==> flow/design.v <==
`timescale 1ns / 1ps
`default_nettype none
module counterModN #(
    parameter X = 5,   
    parameter N = 20   
) (
    input wire clk,       
    input wire ce,        
    input wire en,        
    input wire reset,     
    output reg [X-1:0] count  
);
    always @(posedge clk) begin
        if (reset) begin
            count <= 0;
        end else if (ce && en) begin
            if (count == N - 1) begin
                count <= 0;
            end else begin
                count <= count + 1;
            end
        end
    end
endmodule
`timescale 1ns / 1ps
`default_nettype none
module clockDivider #(
    parameter N = 500_000   
)(
    input wire clk,        
    input wire en,         
    input wire rst,        
    output reg clk_out,    
    output wire tick       
);
    wire [31:0] count;     
    counterModN #(.X(32), .N(N)) counterMod (
        .clk(clk),
        .ce(1'b1),
        .reset(rst),
        .en(en),
        .count(count)
    );
    assign tick = (count == N - 1) && !clk_out;
    always @(posedge clk) begin
        if (rst) begin
            clk_out <= 1'b0;
        end else if (count == N - 1) begin
            clk_out <= ~clk_out;
        end
    end
endmodule
`timescale 1ns / 1ps
`default_nettype none
module debouncer(
    input wire clk,        
    input wire ce,         
    input wire rst,        
    input wire in,         
    output wire out         
);
    reg q1, q2, q3;
    always @(posedge clk) begin
        if (rst) begin
            q1 <= 1'b0;
            q2 <= 1'b0;
            q3 <= 1'b0;
        end else if (ce) begin
            q1 <= in;
            q2 <= q1;
            q3 <= q2;
        end 
    end
    assign out = (rst == 1'b1) ? 1'b0 : (q1 & q2 & q3);
endmodule
`timescale 1ns / 1ps
`default_nettype none
module synchronizer(
    input wire clk,       
    input wire ce,        
    input wire rst,       
    input wire in,        
    output wire out       
);
    reg q1, q2;
    always @(posedge clk) begin
        if (rst) begin
            q1 <= 1'b0;
            q2 <= 1'b0;
        end else if (ce) begin
            q1 <= in;
            q2 <= q1;
        end
    end
    assign out = (rst) ? 1'b0 : q2;
endmodule
`timescale 1ns / 1ps
`default_nettype none
module shift_left_register(
    input wire        clk,     
    input wire        ce,      
    input wire        rst,     
    input wire        load,    
    input wire        en,      
    input wire [7:0]  Num,     
    output reg [15:0] Out      
);
    integer i;
    always @(posedge clk) begin
        if (rst) begin
            Out <= 16'b0;
        end else if (ce) begin
            if (load) begin
                Out <= {8'b0, Num};
            end else if (en) begin
                for (i = 15; i > 0; i = i - 1) begin
                    Out[i] <= Out[i - 1];
                end
                Out[0] <= 1'b0;
            end
        end
    end
endmodule
`timescale 1ns / 1ps
`default_nettype none
module shift_right_register(
    input wire clk,          
    input wire ce,           
    input wire rst,          
    input wire load,         
    input wire en,           
    input wire [7:0] Num,    
    output reg [7:0] Out     
);
    integer i;
    always @(posedge clk) begin
        if (rst) begin
            Out <= 8'b0;
        end else if (ce) begin
            if (load) begin
                Out <= Num;   
            end else if (en) begin
                for (i = 7; i > 0; i = i - 1) begin
                    Out[i - 1] <= Out[i];
                end
                Out[7] <= 1'b0;   
            end
        end
    end
endmodule
`timescale 1ns / 1ps
`default_nettype none
module CU(
    input wire b0,        
    input wire z,         
    input wire load,      
    output wire Psel,     
    output wire EP,       
    output wire EA,       
    output wire EB,       
    output wire LA,       
    output wire LB,       
    output wire RstP      
);
    assign Psel = b0;
    assign EP = (b0 & ~load);
    assign EA = (~z | load);
    assign EB = (~z | load);
    assign LA = load;
    assign LB = load;
    assign RstP = load;
endmodule
`timescale 1ns / 1ps
`default_nettype none
module BCD #(
    parameter W = 18   
)(
    input wire [W-1:0] bin,            
    output reg [W+(W-4)/3:0] bcd       
);
    integer i, j;
    always @(bin) begin
        for (i = 0; i <= W + (W-4)/3; i = i + 1) begin
            bcd[i] = 1'b0;
        end
        bcd[W-1:0] = bin;
        for (i = 0; i <= W - 4; i = i + 1) begin
            for (j = 0; j <= i / 3; j = j + 1) begin
                if (bcd[W - i + 4*j -: 4] > 4) begin                   
                    bcd[W - i + 4*j -: 4] = bcd[W - i + 4*j -: 4] + 4'd3;
                end
            end
        end
    end
endmodule
`timescale 1ns / 1ps
`default_nettype none
module seven_seg_decoder(
    input wire en,           
    input wire [3:0] num,    
    output reg [6:0] seg     
);
    always @ (num or en) begin
        if (en) begin
            case(num)
                4'd0: seg = 7'b1000000;   
                4'd1: seg = 7'b1111001;   
                4'd2: seg = 7'b0100100;   
                4'd3: seg = 7'b0110000;   
                4'd4: seg = 7'b0011001;   
                4'd5: seg = 7'b0010010;   
                4'd6: seg = 7'b0000010;   
                4'd7: seg = 7'b1111000;   
                4'd8: seg = 7'b0000000;   
                4'd9: seg = 7'b0010000;   
                default: seg = 7'b1111111;  
            endcase
        end else begin
            seg = 7'b1111111;   
        end
    end
endmodule
`timescale 1ns / 1ps
`default_nettype none
module seven_segment_scroller #(
    parameter DIV = 250000            
)(
    input wire clk,                   
    input wire reset,                 
    input wire button_left,           
    input wire button_right,          
    input wire [19:0] product,        
    input wire sign,                  
    output reg [6:0] seg,             
    output reg [3:0] an               
);
    wire slow_tick;                            
    wire slow_level;
    wire [1:0] switch_position;                
    wire debounced_button_left, debounced_button_right;
    wire final_button_left, final_button_right;
    wire [6:0] segment_internal[4:0];          
    reg [2:0] digit_selection;        
    clockDivider #(DIV) clk_divider (
        .clk(clk),
        .en(1'b1),
        .rst(reset),
        .clk_out(slow_level),
        .tick(slow_tick)
    );
    counterModN #(.X(2), .N(4)) position_counter (
        .clk(clk),
        .ce(slow_tick),
        .reset(reset),
        .en(1'b1),
        .count(switch_position)
    );
    debouncer btn_debouncer_left (
        .clk(clk),
        .ce(slow_tick),
        .rst(reset),
        .in(button_left),
        .out(debounced_button_left)
    );
    synchronizer btn_synchronizer_left (
        .clk(clk),
        .ce(slow_tick),
        .rst(reset),
        .in(debounced_button_left),
        .out(final_button_left)
    );
    debouncer btn_debouncer_right (
        .clk(clk),
        .ce(slow_tick),
        .rst(reset),
        .in(button_right),
        .out(debounced_button_right)
    );
    synchronizer btn_synchronizer_right (
        .clk(clk),
        .ce(slow_tick),
        .rst(reset),
        .in(debounced_button_right),
        .out(final_button_right)
    );
    reg button_right_old, button_left_old;
    reg button_right_raise, button_left_raise;  
    always @(posedge clk) begin
        if (reset) begin
            digit_selection <= 3'b000;
            button_right_old <= 0;
            button_left_old <= 0;
            button_right_raise <= 0;
            button_left_raise <= 0;
        end else if (slow_tick) begin
            button_right_raise <= (button_right_old != final_button_right && final_button_right == 1'b1);
            button_left_raise <= (button_left_old != final_button_left && final_button_left == 1'b1);
            button_right_old <= final_button_right;
            button_left_old <= final_button_left;
            if (button_right_raise) begin
                if (digit_selection > 0) begin
                    digit_selection <= digit_selection - 1;
                end
                button_right_raise <= 0;
            end
            if (button_left_raise) begin
                if (digit_selection < 2) begin
                    digit_selection <= digit_selection + 1;
                end
                button_left_raise <= 0;
            end
        end
    end
    seven_seg_decoder decoder_digit_0 (.en(1'b1), .num(product[3:0]), .seg(segment_internal[0]));
    seven_seg_decoder decoder_digit_1 (.en(1'b1), .num(product[7:4]), .seg(segment_internal[1]));
    seven_seg_decoder decoder_digit_2 (.en(1'b1), .num(product[11:8]), .seg(segment_internal[2]));
    seven_seg_decoder decoder_digit_3 (.en(1'b1), .num(product[15:12]), .seg(segment_internal[3]));
    seven_seg_decoder decoder_digit_4 (.en(1'b1), .num(product[19:16]), .seg(segment_internal[4]));
    always @(*) begin
        case (switch_position)
            2'b00: begin
                an = 4'b1110;
                seg = segment_internal[digit_selection];
            end
            2'b01: begin
                an = 4'b1101;
                seg = segment_internal[digit_selection + 1];
            end
            2'b10: begin
                an = 4'b1011;
                seg = segment_internal[digit_selection + 2];
            end
            2'b11: begin
                an = 4'b0111;
                if (sign == 1)
                    seg = 7'b0111111; 
                else
                    seg = 7'b1111111;
            end
            default: begin
                an = 4'b1111;
                seg = 7'b0000000;
            end
        endcase
    end
endmodule
`timescale 1ns / 1ps
`default_nettype none
module main #(
    parameter MAIN_DIV = 8,      
    parameter SCAN_DIV = 4       
)(
    input wire clk,
    input wire rst,    
    input wire btnC,   
    input wire btnL,   
    input wire btnR,   
    input wire [7:0] num1,   
    input wire [7:0] num2,   
    output wire [6:0] seg,            
    output wire [3:0] an,              
    output wire multiplicationFinished    
);
    wire dividedClock;   
    wire dividedTick;    
    clockDivider #(MAIN_DIV) clockDiv(
        .clk(clk),
        .rst(rst),
        .en(1'b1),
        .clk_out(dividedClock),
        .tick(dividedTick)
    );
    wire [7:0] num1Complement, num2Complement;
    wire [7:0] multiplier, multiplicand;
    wire [7:0] multiplicandShifted;
    wire [15:0] multiplierShifted;
    reg  [15:0] productReg;
    reg signReg;
    wire tempSign;
    wire [19:0] bcdOutput;
    wire [15:0] tempOutput;
    assign num1Complement = ~num1 + 1'b1;
    assign num2Complement = ~num2 + 1'b1;
    assign multiplier = (num1[7] == 1) ? num1Complement : num1;
    assign multiplicand = (num2[7] == 1) ? num2Complement : num2;
    wire enableDebounce, enableSync;
    debouncer debounceInst(
        .clk(clk),
        .ce(dividedTick),
        .rst(rst),
        .in(btnC),
        .out(enableDebounce)
    );
    synchronizer syncInst(
        .clk(clk),
        .ce(dividedTick),
        .rst(rst),
        .in(enableDebounce),
        .out(enableSync)
    );
    wire Psel, EP, EA, EB, LA, LB, RstP;
    shift_right_register shiftRightReg(
        .clk(clk),
        .ce(dividedTick),
        .rst(rst),
        .load(LB),
        .en(EB),
        .Num(multiplicand),
        .Out(multiplicandShifted)
    );
    shift_left_register shiftLeftReg(
        .clk(clk),
        .ce(dividedTick),
        .rst(rst),
        .load(LA),
        .en(EA),
        .Num(multiplier),
        .Out(multiplierShifted)
    );
    CU controlUnit(
        .b0(multiplicandShifted[0]),
        .z(multiplicationFinished),  
        .load(enableSync),
        .Psel(Psel),
        .EP(EP),
        .EA(EA),
        .EB(EB),
        .LA(LA),
        .LB(LB),
        .RstP(RstP)
    );
    assign multiplicationFinished = ~(multiplicandShifted[0] | multiplicandShifted[1] | multiplicandShifted[2] | multiplicandShifted[3] | multiplicandShifted[4] | multiplicandShifted[5] | multiplicandShifted[6] | multiplicandShifted[7]);
    always @(posedge clk) begin
        if (rst) begin
            productReg <= 16'b0;
            signReg <= 1'b0;
        end else if (!dividedTick) begin
            productReg <= productReg;
        end else if (RstP == 1) begin
            productReg <= 16'b0;
            signReg <= (num1[7] ^ num2[7]) && num1 != 0 && num2 != 0;
        end else if (EP == 1) begin
            productReg <= (Psel == 1) ? productReg + multiplierShifted : productReg;
        end else begin
            productReg <= productReg;
        end
    end
    assign tempOutput = productReg;
    assign tempSign = signReg;
    BCD #(16) bcdConverter(
        .bin(tempOutput),
        .bcd(bcdOutput)
    );
    seven_segment_scroller #(SCAN_DIV) sevenSegScroller(
        .clk(clk),
        .reset(rst | RstP),
        .button_left(btnL),
        .button_right(btnR),
        .product(bcdOutput),
        .sign(tempSign),
        .seg(seg),
        .an(an)
    );
endmodule
# From RTL to reports: main
# The steps from the RTL of main to its reports follow in flow order.
# Lines are those of the file above, counted from 1.
# Operators carry their Yosys type and port widths (W data, S select, Z words).
# Cell names lack the library's common part.
# Not given: --
[inputs]
top = "main"
clock_port = "clk"
library = "sky130hd"
pvt_corner = "tt_025C_1v80"

# After elaboration
# Yosys after proc, flatten, opt, wreduce and memory -nomap, before mapping. Memory bits, and registers merged into a memory's read port (data or address), are not among the register bits. Print and check cells are not counted. Equal cells are merged and count once.
# Memory sizes are those after Yosys's memory passes, which may raise the word count (mostly to a power of two), join words into wider ones and drop unused or constant bits.
[word_totals]
register_bits = 131
rom_bits = 560
n_memories = 5
inputBits = 21
out_inout_bits = 12
word_cells = 304
[mem_list]
columns = ["memory", "size", "word_bits", "read_ports", "wr", "line_no", "text"]
rows = [
  ["(no name shown)", 16, 7, 1, 0, 205, "case(num)"],
  ["(no name shown)", 16, 7, 1, 0, 205, ""],
  ["(no name shown)", 16, 7, 1, 0, 205, ""],
  ["(no name shown)", 16, 7, 1, 0, 205, ""],
  ["(no name shown)", 16, 7, 1, 0, 205, ""],
]
[classes]
addsub = 44
compare = 37
equal = 19
muxes = 103
logic = 23
reduce_logical = 22
[op_table]
columns = ["operator", "count"]
rows = [
  ["$mux W4", 34],
  ["$add A4 B2 Y4 const B", 30],
  ["$gt A4 B3 Y1 const B", 30],
  ["$pmux W7 S5", 3],
  ["$add A32 B1 Y32 const B", 2],
  ["$mux W1", 52],
  ["$mux W16", 3],
  ["$eq A32 B2 Y1 const B", 1],
  ["$eq A32 B3 Y1 const B", 1],
  ["$pmux W7 S4", 1],
  ["$eq A3 B2 Y1 const B", 6],
  ["$add A16 B16 Y16", 1],
  ["$add A3 B2 Y4 const B", 4],
  ["$add A8 B1 Y8 const B", 2],
  ["$not A8 Y8", 2],
  ["$reduce_bool A8 Y1", 2],
  ["$pmux W4 S4", 1],
  ["$mux W8", 2],
  ["$gt A3 B3 Y1 const B", 5],
  ["$mux W3", 5],
  ["$or A1 B1 Y1", 9],
  ["$eq A3 B1 Y1 const B", 3],
  ["$eq A3 B3 Y1 const B", 3],
  ["$logic_not A3 Y1", 3],
  ["$and A1 B1 Y1", 7],
  ["$mux W7", 1],
  ["$logic_and A1 B1 Y1", 6],
  ["$reduce_bool A2 Y1", 3],
]
# Other operator kinds: 17; their cells: 26.

# Logic depth
# Longest topological path by Yosys (ltp), each cell counted once; first at word level (registers and memories cut), then after technology mapping (sequential cells cut; the memories' decode and read muxes count).
[logic_depth]
depth_word = 26
abc_area = 0
ltp_mapped = 59
mapped_depth_nobuf = 53

# Synthesis result
# Source: synth_stat.txt of the flow (Yosys; design flattened, memories mapped). It holds for the ABC_AREA given above (unset counts as 0); a run with the other value may have another netlist.
[synth_totals]
mapped_cells = 2046
mapped_area_um2 = 15147.0
seqArea_um2 = 2622.5
ffs = 131
buffers = 116
[by_type]
columns = ["cell_type", "count", "type_area_um2"]
rows = [
  ["dfxtp_1", 131, 2.62E+03],
  ["ha_1", 98, 1.23E+03],
  ["nor2_1", 226, 848.314],
  ["a21oi_1", 145, 725.696],
  ["nand2_1", 169, 634.358],
  ["xor2_1", 58, 507.987],
  ["xnor2_1", 48, 420.403],
  ["o21ai_0", 79, 395.379],
  ["nand3_1", 71, 355.341],
  ["inv_1", 91, 341.578],
  ["mux2i_1", 33, 330.317],
  ["a211oi_1", 43, 322.81],
  ["nor3_1", 59, 295.283],
  ["clkbuf_1", 69, 258.998],
  ["o31ai_1", 29, 217.709],
  ["o211ai_1", 27, 202.694],
  ["nand4_1", 31, 193.936],
  ["nor4_1", 31, 193.936],
]
# Not listed: further types 107, cells in them 608.
# By module: a second synthesis without flattening, with its own total; a netlist apart from the flattened one above.
[unflattened]
cells_unflattened = 2035
hier_area_um2 = 15300.9
# Each row is one instance without its submodules.
[modules]
columns = ["mod", "n_inst", "cells", "area_um2", "mod_seq_area_um2"]
rows = [
  ["BCD (W=16)", 1, 905, 6083.3, 0.0],
  ["counterModN", 1, 192, 1610.3, 640.6],
  ["main", 1, 216, 1605.3, 340.3],
  ["counterModN", 1, 171, 1481.4, 640.6],
  ["seven_segment_scroller (DIV=4)", 1, 178, 1283.7, 140.1],
  ["seven_seg_decoder", 5, 35, 230.2, 0.0],
  ["shift_left_register", 1, 63, 690.7, 320.3],
  ["shift_right_register", 1, 36, 417.9, 160.2],
  ["debouncer", 3, 10, 111.4, 60.1],
  ["synchronizer", 3, 7, 73.8, 40.0],
  ["clockDivider (N=8)", 1, 16, 137.6, 20.0],
  ["clockDivider (N=4)", 1, 16, 135.1, 20.0],
  ["counterModN", 1, 9, 98.8, 40.0],
  ["CU", 1, 7, 50.0, 0.0],
]

# Timing after synthesis
# Source: OpenSTA report_checks on the synthesized netlist (no wires, ideal clock, input and output delay 20% of the period each), path of least setup slack; recovery checks are left aside. Register names are those of the netlist, which keeps one name where synthesis merged equal registers.
[synth_timing]
kind = "register to output"
startpoint = "reg (no name shown)"
endpoint = "out seg[0]"
period_ns = 20.0
output_delay_ns = 4.000
launch_ns = 0.000
arrival_ns = 11.611
t_required_ns = 16.000
setup_slack_ns = 4.389
path_delay_ns = 11.611
path_stages = 56
path_buffers = 8
synth_period_reached_ns = 15.611
# "path_delay_ns" is the arrival time less input delay plus setup time.
# A path that ends at an output port has no setup time.
# "path_stages" counts driving pins, that of a launching flip-flop among them; a cell with two outputs on the path counts twice.
# "synth_period_reached_ns" = period - worst setup slack (recovery checks aside). The figure is calculated, with input and output delays left at 20% of the set period.
# Between the ends stands the longest chain of elaborated cells between them, by number of cells; it is not shown to be the way that was timed. Of several equally long chains one is given.
# A line is the first line of the expression or statement that the cell stems from. Yosys adds cells for indexed reads and writes and turns some case tables into memories.
# The chain passes a memory read, where the word-level depth is cut; so it can be longer than that depth.
[synth_via]
cell_sequence = "dfxtp_1 -> buf_6 -> inv_1 -> ha_1 -> inv_1 -> ha_1 -> buf_4 -> nand2_1 -> a2111oi_0 -> a211o_1 -> o31a_1 -> buf_6 -> buf_6 -> nor2_1 -> a211oi_1 -> a32oi_1 -> buf_2 -> or4_1 -> [20 not listed] -> ha_1 -> and4b_1 -> or2_2 -> clkbuf_1 -> inv_1 -> buf_2 -> ha_1 -> nor2_1 -> mux2i_1 -> inv_1 -> ha_1 -> nand2_1 -> o22ai_1 -> or4_4 -> a221oi_2 -> a21oi_1 -> a311oi_1 -> a22oi_1"
elab_chain_cells = 29
cone_cells = 114
cone_lines = 7
cone_classes = "add/sub: 35; compare: 35; mux: 39; memory: 5"
[synth_rtl]
columns = ["item", "line_no", "text"]
rows = [
  ["start, declared", 377, ""],
  ["start, assigned", 438, ""],
  ["start, assigned", 443, ""],
  ["$add A3 B2 Y4", 190, "bcd[W - i + 4*j -: 4] = bcd[W - i + 4*j -: 4] + 4'd3;"],
  ["$mux W4", 189, "if (bcd[W - i + 4*j -: 4] > 4) begin"],
  ["$gt A4 B3 Y1", 189, ""],
  ["$mux W4", 189, ""],
  ["$gt A4 B3 Y1", 189, ""],
  ["$mux W4", 189, ""],
  ["$gt A4 B3 Y1", 189, ""],
  ["[15 not listed]", "--", ""],
  ["$add A4 B2 Y4", 190, ""],
  ["$mux W4", 189, ""],
  ["$add A4 B2 Y4", 190, ""],
  ["$mux W4", 189, ""],
  ["$mem_v2 Z16 W7", 205, "case(num)"],
  ["$pmux W7 S5", 331, "seg = segment_internal[digit_selection + 2];"],
  ["$pmux W7 S4", 320, "case (switch_position)"],
  ["end, declared", 360, "output wire [6:0] seg,"],
]

# Timing after layout
# From the final timing report of job 1: the path of least setup slack in the routed layout; clock arrival at registers is part of the times.
[layout_timing]
kind = "register to output"
startpoint = "reg (no name shown)"
endpoint = "out seg[0]"
period_ns = 9.49
output_delay_ns = 1.90
launch_ns = 0.42
arrival_ns = 10.62
t_required_ns = 7.59
setup_slack_ns = -3.03
path_stages = 55
path_buffers = 7
# Between the ends stands the longest chain of elaborated cells between them, by number of cells; it is not shown to be the way that was timed. Of several equally long chains one is given.
# The chain passes a memory read, where the word-level depth is cut; so it can be longer than that depth.
[layout_via]
cell_sequence = "dfxtp_4 -> inv_4 -> ha_4 -> inv_2 -> ha_4 -> buf_8 -> xor2_4 -> buf_12 -> nor4_4 -> a211oi_4 -> a21o_1 -> buf_6 -> a31oi_4 -> a32oi_2 -> and2_1 -> or4_4 -> a2bb2oi_4 -> inv_2 -> [19 not listed] -> buf_6 -> and4b_1 -> or2_4 -> inv_4 -> ha_4 -> buf_4 -> o21a_2 -> xnor2_2 -> inv_1 -> ha_1 -> nor2_2 -> nor3_1 -> a311oi_1 -> o21ai_0 -> buf_4 -> a311oi_1 -> a22oi_1 -> buf_2"
elab_chain_cells = 29
cone_cells = 114
cone_lines = 7
cone_classes = "add/sub: 35; compare: 35; mux: 39; memory: 5"
[layout_rtl]
columns = ["item", "line_no", "text"]
rows = [
  ["start, declared", 377, ""],
  ["start, assigned", 438, ""],
  ["start, assigned", 443, ""],
  ["$add A3 B2 Y4", 190, "bcd[W - i + 4*j -: 4] = bcd[W - i + 4*j -: 4] + 4'd3;"],
  ["$mux W4", 189, "if (bcd[W - i + 4*j -: 4] > 4) begin"],
  ["$gt A4 B3 Y1", 189, ""],
  ["$mux W4", 189, ""],
  ["$gt A4 B3 Y1", 189, ""],
  ["$mux W4", 189, ""],
  ["$gt A4 B3 Y1", 189, ""],
  ["[15 not listed]", "--", ""],
  ["$add A4 B2 Y4", 190, ""],
  ["$mux W4", 189, ""],
  ["$add A4 B2 Y4", 190, ""],
  ["$mux W4", 189, ""],
  ["$mem_v2 Z16 W7", 205, "case(num)"],
  ["$pmux W7 S5", 331, "seg = segment_internal[digit_selection + 2];"],
  ["$pmux W7 S4", 320, "case (switch_position)"],
  ["end, declared", 360, "output wire [6:0] seg,"],
]

==> runs of main <==
Top module main; platform sky130hd; tools Yosys and OpenROAD; 2 stored runs in no particular order. Input and output delays are each 20% of the period that was set; the output load is 0.01 pF.
"achievedPeriod_ns": clock period set for the run, less the worst setup slack. It is reckoned from that one timing run; input and output delays stay at 20% of the period that was set.
"worst_setup_path_time_ns": the worst setup path's part of the clock period (all of it between registers, 20% less for each end at a port) less its slack. A launch clock that arrives late makes it longer, a capture clock that arrives late makes it shorter.
"power_total_mw" rests on the timing tool's default activity at the inputs, not on a simulated workload.

# job 1
==> flow/run.sh <==
#!/bin/bash
# the make line also repeats the synthesis and layout settings of config.mk as NAME=value (left out here)
make -C /OpenROAD-flow-scripts/flow DESIGN_CONFIG=/design/flow/config.mk WORK_HOME=/design/flow/orfs CLKGATE_MAP_FILE= finish
==> flow/config.mk <==
export PLATFORM = sky130hd
export DESIGN_NAME = main
export DESIGN_NICKNAME = main
export VERILOG_FILES = /design/flow/design.v
export SDC_FILE = /design/flow/constraint.sdc
export NUM_CORES = 4
export LEC_CHECK = 0
export ABC_AREA = 0
export CAP_MARGIN = 0
export CELL_PAD_IN_SITES_DETAIL_PLACEMENT = 1
export CORE_ASPECT_RATIO = 0.84
export CORE_MARGIN = 8
export CORE_UTILIZATION = 29
export CTS_CLUSTER_DIAMETER = 196
export GPL_ROUTABILITY_DRIVEN = 0
export GPL_TIMING_DRIVEN = 1
export HOLD_SLACK_MARGIN = 0.21
export MAX_ROUTING_LAYER = met5
export MIN_ROUTING_LAYER = met2
export PLACE_DENSITY_LB_ADDON = 0.17
export SLEW_MARGIN = 15
==> flow/constraint.sdc <==
create_clock -name core_clock -period 9.49 [get_ports {clk}]
set_input_delay 1.8980 -clock core_clock [delete_from_list [all_inputs] [get_ports {clk}]]
set_output_delay 1.8980 -clock core_clock [all_outputs]
set_load 0.01 [all_outputs]

==> job 1: results <==
worst_setup_path_time_ns=10.62
path_kind="register to output"
ws_setup_ns=-3.032
finish.utilization_pct=44.0
yosys_chip_area_um2=15147.0
post_route_stdcell_area_um2=22611.7
ws_hold_ns=0.450
setup_tns_ns=-20.599
achievedPeriod_ns=12.522
die_um2=59828.1
power_total_mw=1.311

# job 2
==> flow/run.sh <==
#!/bin/bash
# the make line also repeats the synthesis and layout settings of config.mk as NAME=value (left out here)
make -C /OpenROAD-flow-scripts/flow DESIGN_CONFIG=/design/flow/config.mk WORK_HOME=/design/flow/orfs CLKGATE_MAP_FILE= finish
==> flow/config.mk <==
export PLATFORM = sky130hd
export DESIGN_NAME = main
export DESIGN_NICKNAME = main
export VERILOG_FILES = /design/flow/design.v
export SDC_FILE = /design/flow/constraint.sdc
export NUM_CORES = 4
export LEC_CHECK = 0
export ABC_AREA = 0
export CAP_MARGIN = 0
export CELL_PAD_IN_SITES_DETAIL_PLACEMENT = 1
export CORE_ASPECT_RATIO = 0.84
export CORE_MARGIN = 8
export CORE_UTILIZATION = 53
export CTS_CLUSTER_DIAMETER = 196
export GPL_ROUTABILITY_DRIVEN = 0
export GPL_TIMING_DRIVEN = 0
export HOLD_SLACK_MARGIN = -0.1
export MAX_ROUTING_LAYER = met5
export MIN_ROUTING_LAYER = met2
export PLACE_DENSITY_LB_ADDON = 0.17
export SLEW_MARGIN = 15
==> flow/constraint.sdc <==
create_clock -name core_clock -period 9.49 [get_ports {clk}]
set_input_delay 1.8980 -clock core_clock [delete_from_list [all_inputs] [get_ports {clk}]]
set_output_delay 1.8980 -clock core_clock [all_outputs]
set_load 0.01 [all_outputs]

==> job 2: results <==
outcome="stopped before the end: routing reported GRT-0116"
